==> flow/design.v <==
`timescale 1ns / 1ps
module ALU_ACC(
    input         clk,
    input         rst_n,
    input         C8,     
    input         C9,     
    input         C13,    
    input         C15,    
    input         C16,    
    input         C17,    
    input         C18,    
    input         C19,    
    input         C20,    
    input         C21,    
    input  [15:0] BR_out,
    output [15:0] ALU_out,
    output reg [3:0] ALUflags  
    );
    reg [15:0] ACC;
    assign ALU_out = ACC;
    wire signed [15:0] sACC = ACC;
    wire signed [15:0] sBR  = BR_out;
    wire signed [31:0] prod = sACC * sBR;
    wire [16:0] sum  = {1'b0, ACC} + {1'b0, BR_out};
    wire [16:0] diff = {1'b0, ACC} - {1'b0, BR_out};
    wire [15:0] quot = (BR_out == 16'b0) ? 16'hFFFF : ACC / BR_out;
    reg  [15:0] res;
    always @(*) begin
        if (C17)      res = ACC >> 1;
        else if (C18) res = ACC << 1;
        else if (C19) res = ACC & BR_out;
        else if (C20) res = ACC | BR_out;
        else          res = ~ACC;
    end
    always @(posedge clk or negedge rst_n) begin
        if (!rst_n) begin
            ACC      <= 16'b0;
            ALUflags <= 4'b0;
        end
        else begin
            if (C8) begin
                ACC      <= 16'b0;
                ALUflags <= {1'b1, 3'b0};
            end
            else if (C9) begin
                ACC <= sum[15:0];
                ALUflags[3] <= (sum[15:0] == 16'b0);
                ALUflags[2] <= sum[16];
                ALUflags[1] <= (ACC[15] == BR_out[15]) && (sum[15] != ACC[15]);
                ALUflags[0] <= sum[15];
            end
            else if (C13) begin
                ACC <= diff[15:0];
                ALUflags[3] <= (diff[15:0] == 16'b0);
                ALUflags[2] <= (ACC < BR_out);
                ALUflags[1] <= (ACC[15] != BR_out[15]) && (diff[15] != ACC[15]);
                ALUflags[0] <= diff[15];
            end
            else if (C15) begin
                ACC <= prod[15:0];
                ALUflags[3] <= (prod[15:0] == 16'b0);
                ALUflags[2] <= 1'b0;
                ALUflags[1] <= (prod[31:16] != {16{prod[15]}});
                ALUflags[0] <= prod[15];
            end
            else if (C16) begin
                ACC <= quot;
                ALUflags[3] <= (quot == 16'b0);
                ALUflags[2] <= 1'b0;
                ALUflags[1] <= 1'b0;
                ALUflags[0] <= quot[15];
            end
            else if (C17 | C18 | C19 | C20 | C21) begin
                ACC <= res;
                ALUflags[3] <= (res == 16'b0);
                ALUflags[2] <= 1'b0;
                ALUflags[1] <= 1'b0;
                ALUflags[0] <= res[15];
            end
        end
    end
endmodule
`timescale 1ns / 1ps
    module BR(
    input clk,
    input rst_n,
    input C7,
    input [15:0] MBR_out,
    output [15:0] BR_out
    );
    reg [15:0] BRr;
    assign BR_out = BRr;
    always@(posedge clk or negedge rst_n) begin
        if(!rst_n) begin
            BRr <= 16'b0;
        end
        else begin
            if(C7) begin
                BRr <= MBR_out;  
            end
            else begin
                BRr <= BRr;
            end
        end
    end
endmodule
`timescale 1ns / 1ps
module IR(
    input clk,
    input rst_n,
    input C4,
    input [15:0] MBR_out,
    output [7:0] IR_out
    );
    reg [7:0] IRr;
    assign IR_out = IRr;
    always@(posedge clk or negedge rst_n) begin
        if(!rst_n) begin
            IRr <= 8'b0;
        end
        else begin
            if(C4) begin
                IRr <= MBR_out[15:8];
            end
            else begin
                IRr <= IRr;
            end
        end
    end
endmodule
`timescale 1ns / 1ps
module MAR(
    input clk,
    input rst_n,
    input C5,
    input C10,
    input [15:0] MBR_out,
    input [7:0] PC_out,
    output [7:0] MAR_out_memory
    );
    reg [7:0] MARr;
    assign MAR_out_memory = MARr;
    always@(posedge clk or negedge rst_n) begin
        if(!rst_n) begin
            MARr <= 8'b0;
        end
        else begin
            if(C5) begin
                MARr <= MBR_out[7:0];
            end
            else if(C10) begin
                MARr <= PC_out;
            end
            else begin
                MARr <= MARr;
            end
        end
    end
endmodule
`timescale 1ns / 1ps
module MBR(
    input clk,
    input rst_n,
    input C3,
    input C11,
    input C12,
    input [15:0] ALU_out,
    input [15:0] MBR_in_memory,
    output [15:0] MBR_out,
    output reg [15:0] MBR_out_memory
    );
    reg [15:0] MBRr;
    assign MBR_out = MBRr;
    always@(posedge clk or negedge rst_n) begin
        if(!rst_n) begin
            MBRr <= 16'b0;
        end
        else begin
            if(C3) begin
                MBRr <= MBR_in_memory;
            end
            else if(C12) begin
                MBRr <= ALU_out;
            end
            else begin
                MBRr <= MBRr;
            end
            if(C11) begin
                MBR_out_memory <= MBRr;
            end
        end
    end
endmodule
`timescale 1ns / 1ps
module PC(
    input clk,
    input rst_n,
    input C6,
    input C14,
    input [15:0] MBR_out,
    output [7:0] PC_out
    );
    reg [7:0] PCr;
    assign PC_out = PCr;
    always@(posedge clk or negedge rst_n) begin
        if(!rst_n) begin
            PCr <= 8'b0;
        end
        else begin
            if(C14) begin
                PCr <= MBR_out[15:8];  
            end
            else if(C6) begin
                PCr <= PCr + 1'b1;  
            end
            else begin
                PCr <= PCr;
            end
        end
    end
endmodule
`timescale 1ns / 1ps
module bitcruncher_dp(
    input         clk,
    input         rst_n,
    input  [21:0] ctrl,             
    input  [15:0] MBR_in_memory,
    output [7:0]  MAR_out_memory,
    output [15:0] MBR_out_memory,
    output [7:0]  IR_out,
    output [3:0]  ALUflags
    );
    wire [21:0] Control_Signals = ctrl;
    wire [15:0] MBR_out;
    wire [15:0] BR_out;
    wire [15:0] ALU_out;
    wire [7:0]  PC_out;
    MAR u_MAR(
    .clk     ( clk     ),
    .rst_n   ( rst_n   ),
    .C5      ( Control_Signals[5]  ),
    .C10     ( Control_Signals[10] ),
    .MBR_out ( MBR_out ),
    .PC_out  ( PC_out  ),
    .MAR_out_memory ( MAR_out_memory )
    );
    MBR u_MBR(
    .clk           ( clk           ),
    .rst_n         ( rst_n         ),
    .C3            ( Control_Signals[3]  ),
    .C11           ( Control_Signals[11] ),
    .C12           ( Control_Signals[12] ),
    .ALU_out       ( ALU_out       ),
    .MBR_in_memory ( MBR_in_memory ),
    .MBR_out       ( MBR_out       ),
    .MBR_out_memory ( MBR_out_memory )
    );
    ALU_ACC u_ALU_ACC(
    .clk     ( clk     ),
    .rst_n   ( rst_n   ),
    .C8      ( Control_Signals[8]  ),
    .C9      ( Control_Signals[9]  ),
    .C13     ( Control_Signals[13] ),
    .C15     ( Control_Signals[15] ),
    .C16     ( Control_Signals[16] ),
    .C17     ( Control_Signals[17] ),
    .C18     ( Control_Signals[18] ),
    .C19     ( Control_Signals[19] ),
    .C20     ( Control_Signals[20] ),
    .C21     ( Control_Signals[21] ),
    .BR_out  ( BR_out  ),
    .ALU_out ( ALU_out ),
    .ALUflags ( ALUflags )
    );
    PC u_PC(
    .clk     ( clk     ),
    .rst_n   ( rst_n   ),
    .C6      ( Control_Signals[6]  ),
    .C14     ( Control_Signals[14] ),
    .MBR_out ( MBR_out ),
    .PC_out  ( PC_out  )
    );
    IR u_IR(
    .clk     ( clk     ),
    .rst_n   ( rst_n   ),
    .C4      ( Control_Signals[4] ),
    .MBR_out ( MBR_out ),
    .IR_out  ( IR_out  )
    );
    BR u_BR(
    .clk     ( clk     ),
    .rst_n   ( rst_n   ),
    .C7      ( Control_Signals[7] ),
    .MBR_out ( MBR_out ),
    .BR_out  ( BR_out  )
    );
endmodule
### Reports on bitcruncher_dp

What the tools print for bitcruncher_dp, step after step.
Lines are those of the file above, counted from 1.
Operators: Yosys type, input widths -> output width; for muxes data width and select width s.
The mark -- stands for no value.

| set-up | value |
|---|---|
| design top | bitcruncher_dp |
| clock input | clk |
| library | sky130hd |
| library corner | tt_025C_1v80 |

### Word level

Yosys after proc, flatten, opt, wreduce and memory -nomap, before mapping. Memory bits, and registers merged into a memory's read port (data or address), are not among the register bits. Print and check cells are not counted. Equal cells are merged and count once.

| cells by class | value |
|---|---|
| $add $sub $neg | 3 |
| div/mod/pow operators | 1 |
| magnitude comparators | 1 |
| reductions and logical operators | 13 |
| mux-type cells | 39 |
| equality and inequality tests | 5 |
| bitwise logic cells | 7 |
| multipliers | 1 |

Operator list:

| operator | number |
|---|---|
| $mul 16x16->32 | 1 |
| $div 16x16->16 | 1 |
| $mux 16 | 13 |
| $logic_not 16->1 | 6 |
| $mux 8 | 4 |
| $mux 1 | 22 |
| $add 16x16->17 | 1 |
| $sub 16x16->16 | 1 |
| $lt 16x16->1 | 1 |
| $ne 16x16->1 | 1 |
| $and 16x16->16 | 1 |
| $or 16x16->16 | 1 |
| $not 16->16 | 1 |
| $add 8x1->8 const B | 1 |
| $reduce_bool 2->1 | 3 |
| $reduce_bool 6->1 | 1 |
| $or 1x1->1 | 4 |
| $ne 1x1->1 | 3 |
| $logic_and 1x1->1 | 2 |
| $reduce_and 2->1 | 1 |
| $eq 1x1->1 | 1 |

| storage and ports | value |
|---|---|
| register bits | 92 |
| input port bits | 40 |
| output and inout bits | 36 |
| elaborated cells | 78 |

### Longest topological paths

Yosys ltp: most cells in a row. Word level: on the elaborated netlist, between registers, memories and ports. Mapped: between sequential cells and ports; inverters and the memories' decode and read muxes count.

| logic depth | value |
|---|---|
| depth in word-level cells | 12 |
| ABC_AREA | 0 |
| gate-level depth with buffers | 138 |
| gate-level depth less buffers | 129 |

### Netlist

The flow's flattened synthesis, as Yosys stat reports it; memories are mapped. The netlist is that of the ABC_AREA named above (0 if unset); the other value can give another one.
The area totals of this step are shown rounded.

| mapped netlist | value |
|---|---|
| synthesis area | 23000 µm² |
| cells in the netlist | 2850 |
| sequential area | 2360 µm² |
| buffers | 135 |
| flip-flop cells | 91 |

Cell types:

| cell type | number | total area (µm²) |
|---|---|---|
| sky130_fd_sc_hd__fa_1 | 264 | 5.29E+03 |
| sky130_fd_sc_hd__ha_1 | 271 | 3.39E+03 |
| sky130_fd_sc_hd__dfrtp_1 | 75 | 1876.8 |
| sky130_fd_sc_hd__inv_1 | 377 | 1.42E+03 |
| sky130_fd_sc_hd__nor2_1 | 306 | 1.15E+03 |
| sky130_fd_sc_hd__nand2_1 | 280 | 1.05E+03 |
| sky130_fd_sc_hd__o21ai_0 | 166 | 830.797 |
| sky130_fd_sc_hd__xnor2_1 | 81 | 709.43 |
| sky130_fd_sc_hd__a21oi_1 | 127 | 635.61 |
| sky130_fd_sc_hd__mux2i_1 | 58 | 580.557 |
| sky130_fd_sc_hd__edfxtp_1 | 16 | 480.461 |
| sky130_fd_sc_hd__clkbuf_1 | 123 | 461.693 |
| sky130_fd_sc_hd__nor3_1 | 79 | 395.379 |
| sky130_fd_sc_hd__a21o_1 | 48 | 360.346 |
| sky130_fd_sc_hd__o21a_1 | 47 | 352.838 |
| sky130_fd_sc_hd__mux2_2 | 28 | 315.302 |
| sky130_fd_sc_hd__xor2_1 | 34 | 297.786 |
| sky130_fd_sc_hd__a211oi_1 | 27 | 202.694 |

Not listed: further types 74, cells in them 443.
The figures by module come from a second, unflattened synthesis with its own total; it is not the netlist above.

| second synthesis, totals | value |
|---|---|
| cell total of the unflattened synthesis | 2884 |
| area total of the unflattened synthesis | 23500 µm² |

Each row is one instance without its submodules.

By module:

| module | area (µm²) | instances | cells | sequential area (µm²) |
|---|---|---|---|---|
| ALU_ACC | 20500 | 1 | 2664 | 475 |
| MBR | 1230 | 1 | 86 | 881 |
| BR | 649 | 1 | 34 | 400 |
| PC | 450 | 1 | 49 | 200 |
| MAR | 373 | 1 | 34 | 200 |
| IR | 332 | 1 | 17 | 200 |
| bitcruncher_dp | 0.0 | 1 | 0 | 0.0 |

### Timing after synthesis

Path of least setup slack by OpenSTA after synthesis, without wires, with an ideal clock, recovery checks aside; 20% of the period is set as input and as output delay. Where synthesis merged equal registers, the netlist keeps one of their names.

| path post-synthesis | value |
|---|---|
| path type | flip-flop to flip-flop |
| start point | register u_BR.BRr[0] |
| end point | register u_ALU_ACC.ALUflags[3] |
| path buffers | 6 |
| path slack | 12.749 ns |
| arrival time | 27.182 ns |
| stages on the path | 130 |
| period | 40.0 ns |
| delay of the path | 27.251 ns |
| setup time | 0.069 ns |
| launch time at the first pin | 0.000 ns |
| required time | 39.931 ns |
| synthesis period reached | 27.251 ns |

"delay of the path" = arrival - input delay + setup time.
"stages on the path": output pins that drive a net of the path, with the launching flip-flop's if there is one; two outputs of one cell count as two.
"synthesis period reached" is the clock period less the worst setup slack; recovery checks do not enter. This is arithmetic on one report: input and output delays are still those of the set period (20% each).
A register here has more assigning lines than the two given.

| between the ends, post-synthesis | value |
|---|---|
| cells stage by stage | sky130_fd_sc_hd__dfrtp_1 -> sky130_fd_sc_hd__inv_1 -> sky130_fd_sc_hd__buf_1 -> sky130_fd_sc_hd__ha_1 -> sky130_fd_sc_hd__a41o_1 -> sky130_fd_sc_hd__a21oi_1 -> sky130_fd_sc_hd__a21oi_1 -> sky130_fd_sc_hd__ha_1 -> sky130_fd_sc_hd__o21a_1 -> sky130_fd_sc_hd__nor2_1 -> sky130_fd_sc_hd__o31a_1 -> sky130_fd_sc_hd__or2_2 -> sky130_fd_sc_hd__ha_1 -> sky130_fd_sc_hd__o21a_1 -> sky130_fd_sc_hd__o21a_1 -> sky130_fd_sc_hd__o21a_1 -> sky130_fd_sc_hd__nor3_2 -> sky130_fd_sc_hd__nor2_1 -> (+94 left out) -> sky130_fd_sc_hd__o211a_1 -> sky130_fd_sc_hd__a31o_2 -> sky130_fd_sc_hd__or2_2 -> sky130_fd_sc_hd__or3_1 -> sky130_fd_sc_hd__a31oi_1 -> sky130_fd_sc_hd__xnor2_1 -> sky130_fd_sc_hd__a221o_1 -> sky130_fd_sc_hd__ha_1 -> sky130_fd_sc_hd__and4_1 -> sky130_fd_sc_hd__a21oi_1 -> sky130_fd_sc_hd__o211ai_1 -> sky130_fd_sc_hd__a31oi_1 -> sky130_fd_sc_hd__o31a_1 -> sky130_fd_sc_hd__nand4_1 -> sky130_fd_sc_hd__nor3_1 -> sky130_fd_sc_hd__and4b_1 -> sky130_fd_sc_hd__o221ai_1 -> sky130_fd_sc_hd__nand3_1 |
| elaborated cells on any way between the ends | 23 |
| source lines of those cells | 19 |
| classes of those cells | add/sub (2); mul (1); div (1); mux (11); logic (2); reduce/logical (6) |

Ends and longest elaborated chain, post-synthesis:

| element | RTL line | source |
|---|---|---|
| start: declaration | 91 | `reg [15:0] BRr;` |
| start: assignment | 99 | `BRr <= MBR_out;` |
| start: assignment | 102 | `BRr <= BRr;` |
| end: assignment | 43 | `ALUflags <= {1'b1, 3'b0};` |
| end: assignment | 47 | `ALUflags[3] <= (sum[15:0] == 16'b0);` |
| end: declaration | 17 | `output reg [3:0] ALUflags` |

No chain of elaborated cells between the ends is given.

### Timing after layout

From the final timing report of run 1: the path of least setup slack in the routed layout; clock arrival at registers is part of the times.

| path after layout | value |
|---|---|
| path type | flip-flop to flip-flop |
| start point | register u_BR.BRr[5] |
| end point | register u_ALU_ACC.ACC[0] |
| stages on the path | 139 |
| path slack | 0.71 ns |
| arrival time | 26.62 ns |
| launch time at the first pin | 0.34 ns |
| path buffers | 32 |
| period | 27.1 ns |
| required time | 27.33 ns |
| setup time | 0.10 ns |

The rows between start and end are the longest chain of elaborated cells between them; the timing report does not say that the signal goes this way. Where chains are equally long, one stands for them.
Each line given opens the expression or statement behind the cell; cells for indexed reads and writes are added by Yosys, which also makes memories of some case tables.
A register here has more assigning lines than the two given.

| between the ends, after layout | value |
|---|---|
| cells stage by stage | sky130_fd_sc_hd__dfrtp_1 -> sky130_fd_sc_hd__nor4_1 -> sky130_fd_sc_hd__buf_4 -> sky130_fd_sc_hd__nand4_1 -> sky130_fd_sc_hd__nor3_4 -> sky130_fd_sc_hd__a21oi_2 -> sky130_fd_sc_hd__a21oi_2 -> sky130_fd_sc_hd__ha_1 -> sky130_fd_sc_hd__o21a_1 -> sky130_fd_sc_hd__nor2_2 -> sky130_fd_sc_hd__o31a_1 -> sky130_fd_sc_hd__or2_4 -> sky130_fd_sc_hd__ha_4 -> sky130_fd_sc_hd__o21a_1 -> sky130_fd_sc_hd__o21a_1 -> sky130_fd_sc_hd__o21a_2 -> sky130_fd_sc_hd__buf_4 -> sky130_fd_sc_hd__mux2i_1 -> (+103 left out) -> sky130_fd_sc_hd__or3_1 -> sky130_fd_sc_hd__a31oi_1 -> sky130_fd_sc_hd__xnor2_1 -> sky130_fd_sc_hd__a221o_1 -> sky130_fd_sc_hd__ha_1 -> sky130_fd_sc_hd__and4_4 -> sky130_fd_sc_hd__buf_4 -> sky130_fd_sc_hd__buf_6 -> sky130_fd_sc_hd__o2111ai_2 -> sky130_fd_sc_hd__o31a_1 -> sky130_fd_sc_hd__buf_6 -> sky130_fd_sc_hd__buf_4 -> sky130_fd_sc_hd__buf_4 -> sky130_fd_sc_hd__a211oi_2 -> sky130_fd_sc_hd__a21oi_1 -> sky130_fd_sc_hd__nand2_1 -> sky130_fd_sc_hd__o21ai_1 -> sky130_fd_sc_hd__o22ai_1 |
| length of the longest elaborated chain | 7 |
| elaborated cells on any way between the ends | 8 |
| source lines of those cells | 6 |
| classes of those cells | div (1); mux (6); reduce/logical (1) |

Ends and longest elaborated chain, after layout:

| element | RTL line | source |
|---|---|---|
| start: declaration | 91 | `reg [15:0] BRr;` |
| start: assignment | 99 | `BRr <= MBR_out;` |
| start: assignment | 102 | `BRr <= BRr;` |
| $div 16x16->16 | 26 | `wire [15:0] quot = (BR_out == 16'b0) ? 16'hFFFF : ACC / BR_out;` |
| $mux 16 | 26 |  |
| $mux 16 | 66 | `else if (C16) begin` |
| $mux 16 | 59 | `else if (C15) begin` |
| $mux 16 | 52 | `else if (C13) begin` |
| $mux 16 | 45 | `else if (C9) begin` |
| $mux 16 | 41 | `if (C8) begin` |
| end: assignment | 46 | `ACC <= sum[15:0];` |
| end: assignment | 53 | `ACC <= diff[15:0];` |
| end: declaration | 19 | `reg [15:0] ACC;` |

Add stored flow runs of bitcruncher_dp

Below are 3 stored runs of the flow (Yosys, OpenROAD; platform sky130hd) on bitcruncher_dp, each with its settings and what was measured, unordered. Constraints: input delay and output delay 20% of the set period each, output load 0.01 pF.
"period reached" is the run's clock period less its worst setup slack. It is reckoned from that one timing run; input and output delays stay at 20% of the period that was set.
"critical path time" means the part of the period allowed to the worst setup path (the constraints hold back 20% at inputs and 20% at outputs) less its slack; where the path has registers, the arrival times of their clocks count too.
The measured numbers are rounded.
Among the settings, - means not set for that run.
Among the results, - means that no value is shown for the run.

| setting or result | run 1 | run 2 | run 3 |
|---|---|---|---|
| CAP_MARGIN | 40 | 25 | 5 |
| CORE_MARGIN | 5 | 2 | 9 |
| CORE_UTILIZATION | 44 | 49 | 47 |
| CTS_CLUSTER_DIAMETER | 103 | 56 | 336 |
| CTS_CLUSTER_SIZE | 61 | - | - |
| GPL_ROUTABILITY_DRIVEN | 1 | - | - |
| MAX_ROUTING_LAYER | met4 | met5 | met4 |
| PLACE_DENSITY_LB_ADDON | 0.07 | 0.15 | - |
| SETUP_SLACK_MARGIN | 2.29 | 5.0 | 5.0 |
| TNS_END_PERCENT | 75 | - | 35 |
| period_ns | 27.1 | 21.2 | 31.6 |
| SLEW_MARGIN | 20 | 15 | 10 |
| CELL_PAD_IN_SITES_DETAIL_PLACEMENT | - | 2 | 2 |
| CORE_ASPECT_RATIO | - | 1.43 | 0.86 |
| MIN_ROUTING_LAYER | - | met1 | - |
| ABC_AREA | - | - | 1 |
| CELL_PAD_IN_SITES_GLOBAL_PLACEMENT | - | - | 1 |
| HOLD_SLACK_MARGIN | - | - | 0.04 |
| mapped cell area after synthesis (µm²) | 23000 | - | - |
| area of the die (µm²) | 57000 | - | - |
| std-cell area (final layout) (µm²) | 29000 | - | - |
| post-layout utilization (%) | 56.2 | - | - |
| worst slack on setup checks (ns) | 0.708 | - | - |
| post-route setup TNS (ns) | 0.000 | - | - |
| worst hold slack in the final report (ns) | 0.507 | - | - |
| period reached (ns) | 26.392 | - | - |
| critical path time (ns) | 26.39 | - | - |
| kind of the worst setup path | flip-flop to flip-flop | - | - |

Run 2: not finished: placement ended with error DPL-0033
Run 3: not finished: placement ended with error DPL-0033
